==> flow/design.v <==
module qmult #(
    parameter N = 16,
    parameter Q = 10
)(
    input signed [N-1:0] a,
    input signed [N-1:0] b,
    output signed [N-1:0] out
);
    wire signed [2*N-1:0] temp;
    assign temp = a * b;
    assign out = temp[Q+N-1 : Q]; 
endmodule
module leaky_relu_layer #(
    parameter DATA_WIDTH = 16
)(
    input  wire clk,
    input  wire rst_n,
    input  wire valid_in,
    input  wire signed [DATA_WIDTH-1:0] data_in,
    output reg  valid_out,
    output reg  signed [DATA_WIDTH-1:0] data_out
);
    wire signed [DATA_WIDTH-1:0] val_shift_3;
    wire signed [DATA_WIDTH-1:0] val_shift_4;
    wire signed [DATA_WIDTH-1:0] val_shift_6;
    wire signed [DATA_WIDTH-1:0] neg_result;
    assign val_shift_3 = data_in >>> 3;  
    assign val_shift_4 = data_in >>> 4;  
    assign val_shift_6 = data_in >>> 6;  
    assign neg_result = val_shift_3 + val_shift_4 + val_shift_6;
    always @(posedge clk or negedge rst_n) begin
        if (!rst_n) begin
            valid_out <= 0;
            data_out  <= 0;
        end 
        else if (valid_in) begin
            valid_out <= 1;
            if (data_in >= 0) begin
                data_out <= data_in;
            end else begin
                data_out <= neg_result;
            end
        end 
        else begin
            valid_out <= 0;
        end
    end
endmodule
module upsample_layer_2d #(
    parameter IN_WIDTH   = 14, 
    parameter DATA_WIDTH = 16
)(
    input  wire clk, rst_n,
    input  wire valid_in,
    input  wire signed [DATA_WIDTH-1:0] data_in,
    output wire ready_in, 
    input  wire ready_out, 
    output reg  valid_out,
    output reg  signed [DATA_WIDTH-1:0] data_out
);
    localparam OUT_WIDTH = IN_WIDTH * 2;
    localparam S_READ_PIXEL  = 0;
    localparam S_EMIT_H_ZERO = 1; 
    localparam S_EMIT_V_ROW  = 2;
    reg [1:0] state;
    reg [15:0] col_cnt; 
    reg [15:0] row_cnt; 
    assign ready_in = (state == S_READ_PIXEL) && ready_out && (!valid_out || ready_out);
    always @(posedge clk or negedge rst_n) begin
        if (!rst_n) begin
            state <= S_READ_PIXEL;
            valid_out <= 0; data_out <= 0;
            col_cnt <= 0; row_cnt <= 0;
        end else begin
            if (valid_out && !ready_out) begin
                valid_out <= 1; 
            end else begin
                valid_out <= 0;  
                case (state)
                    S_READ_PIXEL: begin
                        if (valid_in && ready_out) begin
                            valid_out <= 1;
                            data_out  <= data_in;
                            state     <= S_EMIT_H_ZERO;
                        end
                    end
                    S_EMIT_H_ZERO: begin
                        if (ready_out) begin 
                            valid_out <= 1;
                            data_out  <= 0;
                            if (col_cnt == IN_WIDTH - 1) begin
                                col_cnt <= 0;
                                state   <= S_EMIT_V_ROW;
                            end else begin
                                col_cnt <= col_cnt + 1;
                                state   <= S_READ_PIXEL;
                            end
                        end
                    end
                    S_EMIT_V_ROW: begin
                        if (ready_out) begin
                            valid_out <= 1;
                            data_out  <= 0;
                            if (row_cnt == OUT_WIDTH - 1) begin
                                row_cnt <= 0;
                                state   <= S_READ_PIXEL;
                            end else begin
                                row_cnt <= row_cnt + 1;
                            end
                        end
                    end
                endcase
            end
        end
    end
endmodule
module zero_pad_layer #(
    parameter DATA_WIDTH = 16,
    parameter IMG_WIDTH  = 14,    
    parameter IMG_HEIGHT = 14,    
    parameter PAD_TOP    = 1,
    parameter PAD_BOTTOM = 2,
    parameter PAD_LEFT   = 1,
    parameter PAD_RIGHT  = 2
)(
    input  wire clk, rst_n,
    input  wire valid_in,
    input  wire signed [DATA_WIDTH-1:0] data_in,
    output wire ready_in,
    input  wire ready_out,
    output reg  valid_out,
    output reg  signed [DATA_WIDTH-1:0] data_out
);
    localparam TOTAL_WIDTH  = PAD_LEFT + IMG_WIDTH + PAD_RIGHT;
    localparam TOTAL_HEIGHT = PAD_TOP + IMG_HEIGHT + PAD_BOTTOM;
    reg [15:0] out_x;
    reg [15:0] out_y;
    reg frame_done; 
    reg [11:0] flush_cnt; 
    localparam FLUSH_CYCLES = 1024; 
    wire region_active_x = (out_x >= PAD_LEFT) && (out_x < PAD_LEFT + IMG_WIDTH);
    wire region_active_y = (out_y >= PAD_TOP)  && (out_y < PAD_TOP + IMG_HEIGHT);
    wire inside_content  = region_active_x && region_active_y;
    always @(*) begin
        if (frame_done) begin
            valid_out = 1'b0;
            data_out  = 0;
        end 
        else if (inside_content) begin
            valid_out = valid_in;
            data_out  = data_in;
        end else begin
            valid_out = 1'b1; 
            data_out  = {DATA_WIDTH{1'b0}};
        end
    end
    assign ready_in = !frame_done && (flush_cnt == 0) && inside_content && ready_out;
    wire fire_out = valid_out && ready_out;
    always @(posedge clk or negedge rst_n) begin
        if (!rst_n) begin
            out_x <= 0; out_y <= 0; frame_done <= 0; flush_cnt <= 0;
        end else begin
            if (flush_cnt > 0) begin
                if (fire_out) begin
                    if (flush_cnt == FLUSH_CYCLES) frame_done <= 1;
                    else flush_cnt <= flush_cnt + 1;
                end
            end
            else if (fire_out) begin
                if (out_x == TOTAL_WIDTH - 1) begin
                    out_x <= 0;
                    if (out_y == TOTAL_HEIGHT - 1) flush_cnt <= 1; 
                    else out_y <= out_y + 1;
                end else out_x <= out_x + 1;
            end
        end
    end
endmodule
module conv2d_4x4_layer #(
    parameter IMG_WIDTH  = 16,
    parameter DATA_WIDTH = 16
)(
    input  wire clk,
    input  wire rst_n,
    input  wire valid_in,
    input  wire signed [DATA_WIDTH-1:0] data_in,
    input  wire signed [DATA_WIDTH-1:0] w0, w1, w2, w3,
    input  wire signed [DATA_WIDTH-1:0] w4, w5, w6, w7,
    input  wire signed [DATA_WIDTH-1:0] w8, w9, w10, w11,
    input  wire signed [DATA_WIDTH-1:0] w12, w13, w14, w15,
    input  wire signed [DATA_WIDTH-1:0] bias,
    output reg  valid_out,
    output reg  signed [DATA_WIDTH-1:0] data_out
);
    reg signed [DATA_WIDTH-1:0] line_buff_0 [0:IMG_WIDTH-1];
    reg signed [DATA_WIDTH-1:0] line_buff_1 [0:IMG_WIDTH-1];
    reg signed [DATA_WIDTH-1:0] line_buff_2 [0:IMG_WIDTH-1];
    reg signed [DATA_WIDTH-1:0] win [0:15]; 
    wire signed [DATA_WIDTH-1:0] p[0:15]; 
    wire signed [DATA_WIDTH-1:0] sum;
    reg [9:0] x_cnt, y_cnt;
    integer i;
    qmult m0 (win[15], w0,  p[0]);
    qmult m1 (win[14], w1,  p[1]);
    qmult m2 (win[13], w2,  p[2]);
    qmult m3 (win[12], w3,  p[3]);
    qmult m4 (win[11], w4,  p[4]);
    qmult m5 (win[10], w5,  p[5]);
    qmult m6 (win[9],  w6,  p[6]);
    qmult m7 (win[8],  w7,  p[7]);
    qmult m8 (win[7],  w8,  p[8]);
    qmult m9 (win[6],  w9,  p[9]);
    qmult m10(win[5],  w10, p[10]);
    qmult m11(win[4],  w11, p[11]);
    qmult m12(win[3],  w12, p[12]);
    qmult m13(win[2],  w13, p[13]);
    qmult m14(win[1],  w14, p[14]);
    qmult m15(win[0],  w15, p[15]);
    assign sum = p[0] + p[1] + p[2] + p[3] + 
                 p[4] + p[5] + p[6] + p[7] + 
                 p[8] + p[9] + p[10] + p[11] +
                 p[12] + p[13] + p[14] + p[15] + bias;
    reg valid_req;
    always @(posedge clk or negedge rst_n) begin
        if (!rst_n) begin
            valid_req <= 0;
            valid_out <= 0;
            data_out  <= 0;
            x_cnt <= 0;
            y_cnt <= 0;
            for (i = 0; i < IMG_WIDTH; i = i + 1) begin
                line_buff_0[i] <= 0;
                line_buff_1[i] <= 0;
                line_buff_2[i] <= 0;
            end
            for (i = 0; i < 16; i = i + 1) begin
                win[i] <= 0;
            end
        end 
        else if (valid_in) begin
            line_buff_0[0] <= data_in;
            line_buff_1[0] <= line_buff_0[IMG_WIDTH-1];
            line_buff_2[0] <= line_buff_1[IMG_WIDTH-1];
            for (i = 1; i < IMG_WIDTH; i = i + 1) begin
                line_buff_0[i] <= line_buff_0[i-1];
                line_buff_1[i] <= line_buff_1[i-1];
                line_buff_2[i] <= line_buff_2[i-1];
            end
            win[0] <= data_in; 
            win[1] <= win[0]; win[2] <= win[1]; win[3] <= win[2];
            win[4] <= line_buff_0[IMG_WIDTH-1];
            win[5] <= win[4]; win[6] <= win[5]; win[7] <= win[6];
            win[8] <= line_buff_1[IMG_WIDTH-1];
            win[9] <= win[8]; win[10] <= win[9]; win[11] <= win[10];
            win[12] <= line_buff_2[IMG_WIDTH-1];
            win[13] <= win[12]; win[14] <= win[13]; win[15] <= win[14];
            if (x_cnt == IMG_WIDTH-1) begin
                x_cnt <= 0;
                y_cnt <= y_cnt + 1;
            end else begin
                x_cnt <= x_cnt + 1;
            end
            if (y_cnt >= 3 && x_cnt >= 3) 
                valid_req <= 1;
            else
                valid_req <= 0;
            valid_out <= valid_req;
            data_out  <= sum;
        end
        else begin
            valid_out <= valid_req;
            data_out  <= sum;
            valid_req <= 0;
        end
    end
endmodule
module trans_conv2d_padded_layer #(
    parameter IN_WIDTH   = 7,
    parameter DATA_WIDTH = 16,
    parameter PAD_TOP    = 1,
    parameter PAD_BOTTOM = 2,
    parameter PAD_LEFT   = 1,
    parameter PAD_RIGHT  = 2
)(
    input  wire clk, rst_n,
    input  wire valid_in,
    input  wire signed [DATA_WIDTH-1:0] data_in,
    output wire ready_out, 
    input  wire signed [DATA_WIDTH-1:0] w0,w1,w2,w3,w4,w5,w6,w7,
    input  wire signed [DATA_WIDTH-1:0] w8,w9,w10,w11,w12,w13,w14,w15,
    input  wire signed [DATA_WIDTH-1:0] bias,
    output wire valid_out,
    output wire signed [DATA_WIDTH-1:0] data_out
);
    wire up_valid, up_ready;
    wire signed [DATA_WIDTH-1:0] up_data;
    upsample_layer_2d #(
        .IN_WIDTH(IN_WIDTH), 
        .DATA_WIDTH(DATA_WIDTH)
    ) upsample_inst (
        .clk(clk), .rst_n(rst_n),
        .valid_in(valid_in), .data_in(data_in), .ready_in(ready_out),
        .ready_out(up_ready), .valid_out(up_valid), .data_out(up_data)
    );
    wire pad_valid, pad_ready;
    wire signed [DATA_WIDTH-1:0] pad_data;
    zero_pad_layer #(
        .DATA_WIDTH(DATA_WIDTH),
        .IMG_WIDTH(IN_WIDTH * 2),    
        .IMG_HEIGHT(IN_WIDTH * 2),   
        .PAD_TOP(PAD_TOP), .PAD_BOTTOM(PAD_BOTTOM),
        .PAD_LEFT(PAD_LEFT), .PAD_RIGHT(PAD_RIGHT)
    ) pad_inst (
        .clk(clk), .rst_n(rst_n),
        .valid_in(up_valid), .data_in(up_data), .ready_in(up_ready),
        .ready_out(pad_ready), .valid_out(pad_valid), .data_out(pad_data)
    );
    localparam CONV_IN_WIDTH = (IN_WIDTH * 2) + PAD_LEFT + PAD_RIGHT;
    conv2d_4x4_layer #(
        .IMG_WIDTH(CONV_IN_WIDTH), 
        .DATA_WIDTH(DATA_WIDTH)
    ) conv_inst (
        .clk(clk), .rst_n(rst_n),
        .valid_in(pad_valid), .data_in(pad_data), 
        .w0(w0), .w1(w1), .w2(w2), .w3(w3), .w4(w4), .w5(w5), .w6(w6), .w7(w7),
        .w8(w8), .w9(w9), .w10(w10), .w11(w11), .w12(w12), .w13(w13), .w14(w14), .w15(w15),
        .bias(bias),
        .valid_out(valid_out), .data_out(data_out)
    );
    assign pad_ready = 1'b1; 
endmodule
module w_dec2 #(parameter DATA_WIDTH=16)(
    output wire signed [DATA_WIDTH-1:0] w0, output wire signed [DATA_WIDTH-1:0] w1, output wire signed [DATA_WIDTH-1:0] w2, output wire signed [DATA_WIDTH-1:0] w3, output wire signed [DATA_WIDTH-1:0] w4, output wire signed [DATA_WIDTH-1:0] w5, output wire signed [DATA_WIDTH-1:0] w6, output wire signed [DATA_WIDTH-1:0] w7, output wire signed [DATA_WIDTH-1:0] w8, output wire signed [DATA_WIDTH-1:0] w9, output wire signed [DATA_WIDTH-1:0] w10, output wire signed [DATA_WIDTH-1:0] w11, output wire signed [DATA_WIDTH-1:0] w12, output wire signed [DATA_WIDTH-1:0] w13, output wire signed [DATA_WIDTH-1:0] w14, output wire signed [DATA_WIDTH-1:0] w15, output wire signed [DATA_WIDTH-1:0] bias
);
    assign w0 = 16'h0114;  
    assign w1 = 16'h0108;  
    assign w2 = 16'h00ee;  
    assign w3 = 16'h00fa;  
    assign w4 = 16'h00e9;  
    assign w5 = 16'h00dd;  
    assign w6 = 16'h00cf;  
    assign w7 = 16'h00d9;  
    assign w8 = 16'h00ed;  
    assign w9 = 16'h00d6;  
    assign w10 = 16'h00e7;  
    assign w11 = 16'h00f3;  
    assign w12 = 16'h010e;  
    assign w13 = 16'h00fa;  
    assign w14 = 16'h0104;  
    assign w15 = 16'h0106;  
    assign bias = 16'h0001;  
endmodule
module figan_upconv #(
    parameter DATA_WIDTH = 16
)(
    input  wire clk,
    input  wire rst_n,
    input  wire valid_in,
    input  wire signed [DATA_WIDTH-1:0] data_in,
    output wire ready_out,
    output wire valid_out,
    output wire signed [DATA_WIDTH-1:0] data_out
);
    wire signed [DATA_WIDTH-1:0] w_d2 [0:15]; wire signed [DATA_WIDTH-1:0] b_d2;
    w_dec2 w_d2_inst (.w0(w_d2[0]), .w1(w_d2[1]), .w2(w_d2[2]), .w3(w_d2[3]), .w4(w_d2[4]), .w5(w_d2[5]), .w6(w_d2[6]), .w7(w_d2[7]), .w8(w_d2[8]), .w9(w_d2[9]), .w10(w_d2[10]), .w11(w_d2[11]), .w12(w_d2[12]), .w13(w_d2[13]), .w14(w_d2[14]), .w15(w_d2[15]), .bias(b_d2));
    wire val_d2; wire signed [DATA_WIDTH-1:0] dat_d2;
    trans_conv2d_padded_layer #(
        .IN_WIDTH(14), .DATA_WIDTH(DATA_WIDTH),
        .PAD_TOP(2), .PAD_BOTTOM(3),
        .PAD_LEFT(2), .PAD_RIGHT(3)
    ) dec2 (
        .clk(clk), .rst_n(rst_n), .valid_in(valid_in), .data_in(data_in), .ready_out(ready_out),
        .w0(w_d2[0]), .w1(w_d2[1]), .w2(w_d2[2]), .w3(w_d2[3]), .w4(w_d2[4]), .w5(w_d2[5]), .w6(w_d2[6]), .w7(w_d2[7]), .w8(w_d2[8]), .w9(w_d2[9]), .w10(w_d2[10]), .w11(w_d2[11]), .w12(w_d2[12]), .w13(w_d2[13]), .w14(w_d2[14]), .w15(w_d2[15]), .bias(b_d2), .valid_out(val_d2), .data_out(dat_d2)
    );
    leaky_relu_layer #(.DATA_WIDTH(DATA_WIDTH)) act_d2 (.clk(clk), .rst_n(rst_n), .valid_in(val_d2), .data_in(dat_d2), .valid_out(valid_out), .data_out(data_out));
endmodule
## Tool chain data of figan_upconv

Tool output for the design above, in the order of the flow.
Lines are those of the file above, counted from 1.
Not given: --

- Top module: figan_upconv
- Clock: clk
- Library: sky130hd
- Library corner: tt_025C_1v80

## Word-level counts

Yosys after proc, flatten, opt, wreduce and memory -nomap, before mapping. Print and check cells are not counted. Equal cells are merged and count once.

- Flip-flop bits (word level): 1799
- Input port bits: 19
- Output and inout port bits: 18
- Word-level cells: 245

- Add/sub/neg operators: 25
- Multiply operators: 16
- $lt $le $gt $ge: 8
- Equality and inequality tests: 14
- Mux-type cells: 31
- Bitwise logic cells: 3
- Reduce/logical cells: 29

Operator list:

| operator | number |
|---|---|
| 16-bit by 9-bit multiplier with 25-bit output with constant B | 9 |
| 16-bit by 8-bit multiplier with 24-bit output with constant B | 6 |
| 16-bit by 15-bit adder with 16-bit output | 11 |
| 16-bit by 7-bit multiplier with 23-bit output with constant B | 1 |
| 16-bit two-way mux | 8 |
| 12-bit two-way mux | 6 |
| 16-bit by 1-bit adder with 16-bit output with constant B | 4 |
| 16-bit adder | 4 |
| 16-bit by 2-bit >= comparator with 1-bit output with constant B | 2 |
| 16-bit by 5-bit < comparator with 1-bit output with constant B | 2 |
| 16-bit by 6-bit == test with 1-bit output with constant B | 2 |
| 16-bit case mux with 2-bit select | 1 |
| 10-bit by 1-bit adder with 10-bit output with constant B | 2 |
| 10-bit by 2-bit >= comparator with 1-bit output with constant B | 2 |
| 16-bit by 1-bit >= comparator with 1-bit output with constant B | 1 |
| 16-bit by 2-bit adder with 16-bit output with constant B | 1 |
| 16-bit by 4-bit == test with 1-bit output with constant B | 1 |
| 16-bit by 5-bit == test with 1-bit output with constant B | 1 |
| 14-bit by 10-bit adder with 15-bit output | 1 |
| 13-bit by 12-bit adder with 14-bit output | 1 |
| 12-bit by 1-bit adder with 12-bit output with constant B | 1 |
| 12-bit by 1-bit > comparator with 1-bit output with constant B | 1 |
| 12-bit by 11-bit == test with 1-bit output with constant B | 1 |
| 12-bit zero test | 1 |
| 4-bit AND reduction | 3 |
| 1-bit logical AND | 10 |
| 10-bit by 6-bit == test with 1-bit output with constant B | 1 |
| 2-bit != test with constant B | 5 |

Not listed: further kinds 18, cells in them 37.

## Logic depth

Yosys ltp: most cells in a row. Word level: on the elaborated netlist, between registers, memories and ports. Mapped: between sequential cells and ports; inverters and the memories' decode and read muxes count.

- Depth after elaboration: 17
- ABC_AREA: 0
- Gate-level depth with buffers: 41
- Depth with buffers taken out: 41

## After synthesis

Yosys stat after the flow's synthesis: flattened, memories mapped to cells. It holds for the ABC_AREA given above (unset counts as 0); a run with the other value may have another netlist.

Cells by type:

| cell type | number | area in all (um^2) |
|---|---|---|
| sky130_fd_sc_hd__dfrtp_1 | 1799 | 4.5E+04 |
| sky130_fd_sc_hd__nand2_1 | 4770 | 1.79E+04 |
| sky130_fd_sc_hd__fa_1 | 839 | 1.68E+04 |
| sky130_fd_sc_hd__ha_1 | 965 | 1.21E+04 |
| sky130_fd_sc_hd__inv_1 | 1570 | 5.89E+03 |
| sky130_fd_sc_hd__xnor2_1 | 225 | 1970.64 |
| sky130_fd_sc_hd__o21ai_0 | 240 | 1.2E+03 |
| sky130_fd_sc_hd__xor2_1 | 106 | 928.39 |
| sky130_fd_sc_hd__clkbuf_1 | 220 | 825.792 |
| sky130_fd_sc_hd__buf_2 | 157 | 785.754 |
| sky130_fd_sc_hd__nor2_1 | 203 | 761.981 |
| sky130_fd_sc_hd__a21oi_1 | 137 | 685.658 |
| sky130_fd_sc_hd__a21o_1 | 57 | 427.91 |
| sky130_fd_sc_hd__nor3_1 | 66 | 330.317 |
| sky130_fd_sc_hd__o21a_1 | 43 | 322.81 |
| sky130_fd_sc_hd__nand3_1 | 58 | 290.278 |
| sky130_fd_sc_hd__nor2b_1 | 36 | 225.216 |
| sky130_fd_sc_hd__nand4_1 | 31 | 193.936 |

Other cell types: 67; their cells: 358.

- Cells in the netlist: 11880
- Mapped area: 0.1094287 mm^2
- Sequential area: 0.0450445 mm^2
- Flip-flop cells: 1800
- Buffer cells: 381

By module: a second synthesis without flattening, with its own total; a netlist apart from the flattened one above.

- Cells (unflattened synthesis): 19706
- Area (unflattened synthesis): 0.205362 mm^2

Each row is one instance without its submodules.

Modules:

| module | times used | cells | area (mm^2) | sequential area (mm^2) |
|---|---|---|---|---|
| qmult | 16 | 910 | 0.008029 | 0 |
| conv2d_4x4_layer | 1 | 4218 | 0.0684444 | 0.0421905 |
| zero_pad_layer | 1 | 268 | 0.0025812 | 0.0011261 |
| upsample_layer_2d | 1 | 231 | 0.0023548 | 0.0013025 |
| w_dec2 | 1 | 274 | 0.0020495 | 0 |
| leaky_relu_layer #(DATA_WIDTH=16) | 1 | 154 | 0.0014652 | 0.0004254 |
| trans_conv2d_padded_layer | 1 | 1 | 0.0000038 | 0 |
| figan_upconv | 1 | 0 | 0 | 0 |

## Timing after synthesis

Source: OpenSTA report_checks on the synthesized netlist (no wires, ideal clock, input and output delay 20% of the period each), path of least setup slack; recovery checks are left aside. Register names are those of the netlist, which keeps one name where synthesis merged equal registers.

- Path kind: register -> register
- From: register (no name shown)
- To: register dec2.conv_inst.data_out[15]
- Period: 13.0 ns
- Setup time: 0.136 ns
- Time at the first pin: 0.000 ns
- Data arrival time: 9.625 ns
- Required time: 12.864 ns
- Slack: 3.239 ns
- Path delay: 9.761 ns
- Stages: 41
- Path buffers: 0
- Period reached after synthesis: 9.761 ns

"path delay" = arrival - input delay + setup time.
"stages" counts driving pins, that of a launching flip-flop among them; a cell with two outputs on the path counts twice.
"period reached after synthesis" is the clock period less the worst setup slack; recovery checks do not enter. This is arithmetic on one report: input and output delays are still those of the set period (20% each).
The rows between start and end are the longest chain of elaborated cells between them; the timing report does not say that the signal goes this way. Where chains are equally long, one stands for them.
Each line given opens the expression or statement behind the cell; cells for indexed reads and writes are added by Yosys, which also makes memories of some case tables.
A register here has more assigning lines than the two given.

- Cells stage by stage: sky130_fd_sc_hd__dfrtp_1 > sky130_fd_sc_hd__inv_1 > sky130_fd_sc_hd__fa_1 > sky130_fd_sc_hd__inv_1 > sky130_fd_sc_hd__ha_1 > sky130_fd_sc_hd__ha_1 > sky130_fd_sc_hd__inv_1 > sky130_fd_sc_hd__fa_1 > sky130_fd_sc_hd__inv_1 > sky130_fd_sc_hd__ha_1 > sky130_fd_sc_hd__a41o_1 > sky130_fd_sc_hd__a21o_1 > sky130_fd_sc_hd__a2111oi_4 > sky130_fd_sc_hd__o21bai_2 > sky130_fd_sc_hd__a2111oi_4 > sky130_fd_sc_hd__a21oi_1 > sky130_fd_sc_hd__a21o_1 > sky130_fd_sc_hd__a21o_1 > (+5 left out) > sky130_fd_sc_hd__fa_1 > sky130_fd_sc_hd__fa_1 > sky130_fd_sc_hd__fa_1 > sky130_fd_sc_hd__inv_1 > sky130_fd_sc_hd__fa_1 > sky130_fd_sc_hd__inv_1 > sky130_fd_sc_hd__ha_1 > sky130_fd_sc_hd__o21ai_0 > sky130_fd_sc_hd__nand2_1 > sky130_fd_sc_hd__a31oi_1 > sky130_fd_sc_hd__nor2b_1 > sky130_fd_sc_hd__o21a_1 > sky130_fd_sc_hd__nor4_1 > sky130_fd_sc_hd__nor3_1 > sky130_fd_sc_hd__a31o_2 > sky130_fd_sc_hd__xnor3_1 > sky130_fd_sc_hd__xnor3_1 > sky130_fd_sc_hd__xor3_1
- Cells in the longest elaborated chain: 12
- Elaborated cells between the ends (all ways): 12
- Source lines of those cells: 2
- Classes of those cells: 11 x add/sub; 1 x mul

Ends and longest elaborated chain, post-synthesis:

| what | RTL line | source |
|---|---|---|
| 16-bit by 9-bit multiplier with 25-bit output | 10 | `assign temp = a * b;` |
| 16-bit by 15-bit adder with 16-bit output (6 in a row) | 219 | `assign sum = p[0] + p[1] + p[2] + p[3] +` |
| 16-bit adder | 219 |  |
| 16-bit by 15-bit adder with 16-bit output | 219 |  |
| 16-bit adder (2 in a row) | 219 |  |
| 16-bit by 2-bit adder with 16-bit output | 219 |  |
| to (assign) | 268 | `data_out  <= sum;` |
| to (assign) | 272 | `data_out  <= sum;` |
| to (decl) | 193 | `output reg  signed [DATA_WIDTH-1:0] data_out` |

## Worst path after layout

Path of least setup slack in the final report of job 1 (OpenROAD, finished layout, wires in). Where an end is a register, its clock arrival counts in the times.

- Path kind: register -> register
- From: register dec2.conv_inst.win[12][2]
- To: register dec2.conv_inst.data_out[15]
- Period: 8.15 ns
- Setup time: 0.13 ns
- Time at the first pin: 0.97 ns
- Data arrival time: 10.73 ns
- Required time: 8.94 ns
- Slack: -1.79 ns
- Stages: 39
- Path buffers: 1

The rows between start and end are the longest chain of elaborated cells between them; the timing report does not say that the signal goes this way. Where chains are equally long, one stands for them.
A register here has more assigning lines than the two given.

- Cells stage by stage: sky130_fd_sc_hd__dfrtp_2 > sky130_fd_sc_hd__fa_1 > sky130_fd_sc_hd__ha_1 > sky130_fd_sc_hd__ha_4 > sky130_fd_sc_hd__inv_2 > sky130_fd_sc_hd__fa_1 > sky130_fd_sc_hd__inv_1 > sky130_fd_sc_hd__ha_1 > sky130_fd_sc_hd__and3_1 > sky130_fd_sc_hd__a31o_1 > sky130_fd_sc_hd__a21o_1 > sky130_fd_sc_hd__a2111o_1 > sky130_fd_sc_hd__a31oi_4 > sky130_fd_sc_hd__buf_6 > sky130_fd_sc_hd__o21ai_4 > sky130_fd_sc_hd__o311a_4 > sky130_fd_sc_hd__o21a_1 > sky130_fd_sc_hd__o21a_1 > (+3 left out) > sky130_fd_sc_hd__fa_2 > sky130_fd_sc_hd__fa_1 > sky130_fd_sc_hd__fa_1 > sky130_fd_sc_hd__inv_1 > sky130_fd_sc_hd__fa_1 > sky130_fd_sc_hd__inv_1 > sky130_fd_sc_hd__ha_4 > sky130_fd_sc_hd__nor3_2 > sky130_fd_sc_hd__o21ai_2 > sky130_fd_sc_hd__a31oi_4 > sky130_fd_sc_hd__nor2b_1 > sky130_fd_sc_hd__o21a_1 > sky130_fd_sc_hd__nor4_2 > sky130_fd_sc_hd__nor3_2 > sky130_fd_sc_hd__a31o_2 > sky130_fd_sc_hd__xnor3_1 > sky130_fd_sc_hd__xnor3_1 > sky130_fd_sc_hd__xor3_1
- Cells in the longest elaborated chain: 15
- Elaborated cells between the ends (all ways): 15
- Source lines of those cells: 2
- Classes of those cells: 14 x add/sub; 1 x mul

Ends and longest elaborated chain, post-layout:

| what | RTL line | source |
|---|---|---|
| from (decl) | 198 | `reg signed [DATA_WIDTH-1:0] win [0:15];` |
| from (assign) | 237 | `win[i] <= 0;` |
| from (assign) | 255 | `win[12] <= line_buff_2[IMG_WIDTH-1];` |
| 16-bit by 8-bit multiplier with 24-bit output | 10 | `assign temp = a * b;` |
| 16-bit by 15-bit adder with 16-bit output (9 in a row) | 219 | `assign sum = p[0] + p[1] + p[2] + p[3] +` |
| 16-bit adder | 219 |  |
| 16-bit by 15-bit adder with 16-bit output | 219 |  |
| 16-bit adder (2 in a row) | 219 |  |
| 16-bit by 2-bit adder with 16-bit output | 219 |  |
| to (assign) | 268 | `data_out  <= sum;` |
| to (assign) | 272 | `data_out  <= sum;` |
| to (decl) | 193 | `output reg  signed [DATA_WIDTH-1:0] data_out` |

Lab notebook: figan_upconv

Settings and measured results of 5 stored flow runs for module figan_upconv (sky130hd), not sorted in any way. The constraints put input and output delay at 20% of the set period each and load the outputs with 0.01 pF.
"reached clock period" is the run's clock period less its worst setup slack. It is reckoned from that one timing run; input and output delays stay at 20% of the period that was set.
A setting shown as . is not set for that run.

| setting or result | job 1 | job 2 | job 3 | job 4 | job 5 |
|---|---|---|---|---|---|
| CAP_MARGIN | 15 | 15 | 20 | 20 | 20 |
| CORE_MARGIN | 9 | 2 | 2 | 2 | 2 |
| CORE_UTILIZATION | 36 | 36 | 40 | 40 | 40 |
| CTS_CLUSTER_DIAMETER | 26 | . | . | 332 | . |
| CTS_CLUSTER_SIZE | 41 | 55 | . | 23 | . |
| GPL_ROUTABILITY_DRIVEN | 0 | 0 | . | . | . |
| GPL_TIMING_DRIVEN | 1 | 1 | . | . | . |
| MAX_ROUTING_LAYER | met5 | . | . | . | . |
| MIN_ROUTING_LAYER | met1 | . | . | . | . |
| PLACE_DENSITY_LB_ADDON | 0.11 | 0.14 | . | . | . |
| SETUP_SLACK_MARGIN | -0.22 | . | . | . | . |
| TNS_END_PERCENT | 30 | 10 | . | . | . |
| period_ns | 8.15 | 8.15 | 10.9 | 13.0 | 13.0 |
| SLEW_MARGIN | 20 | 20 | 20 | 20 | 20 |
| PLACE_DENSITY | . | . | . | 0.82 | . |
| utilization in the final report (%) | 47.0 | 42.7 | 44.0 | 42.4 | 44.1 |
| setup slack of the worst path (ns) | -1.788 | -1.750 | 0.647 | 2.388 | 2.285 |
| synthesis area (mm^2) | 0.1094287 | 0.1094287 | 0.1094287 | 0.1094287 | 0.1094287 |
| reached clock period (ns) | 9.938 | 9.900 | 10.253 | 10.612 | 10.715 |
| die footprint (mm^2) | 0.324142 | 0.308397 | 0.277771 | 0.277771 | 0.277771 |
| std-cell area (final layout) (mm^2) | 0.142163 | 0.129143 | 0.120118 | 0.115686 | 0.120438 |
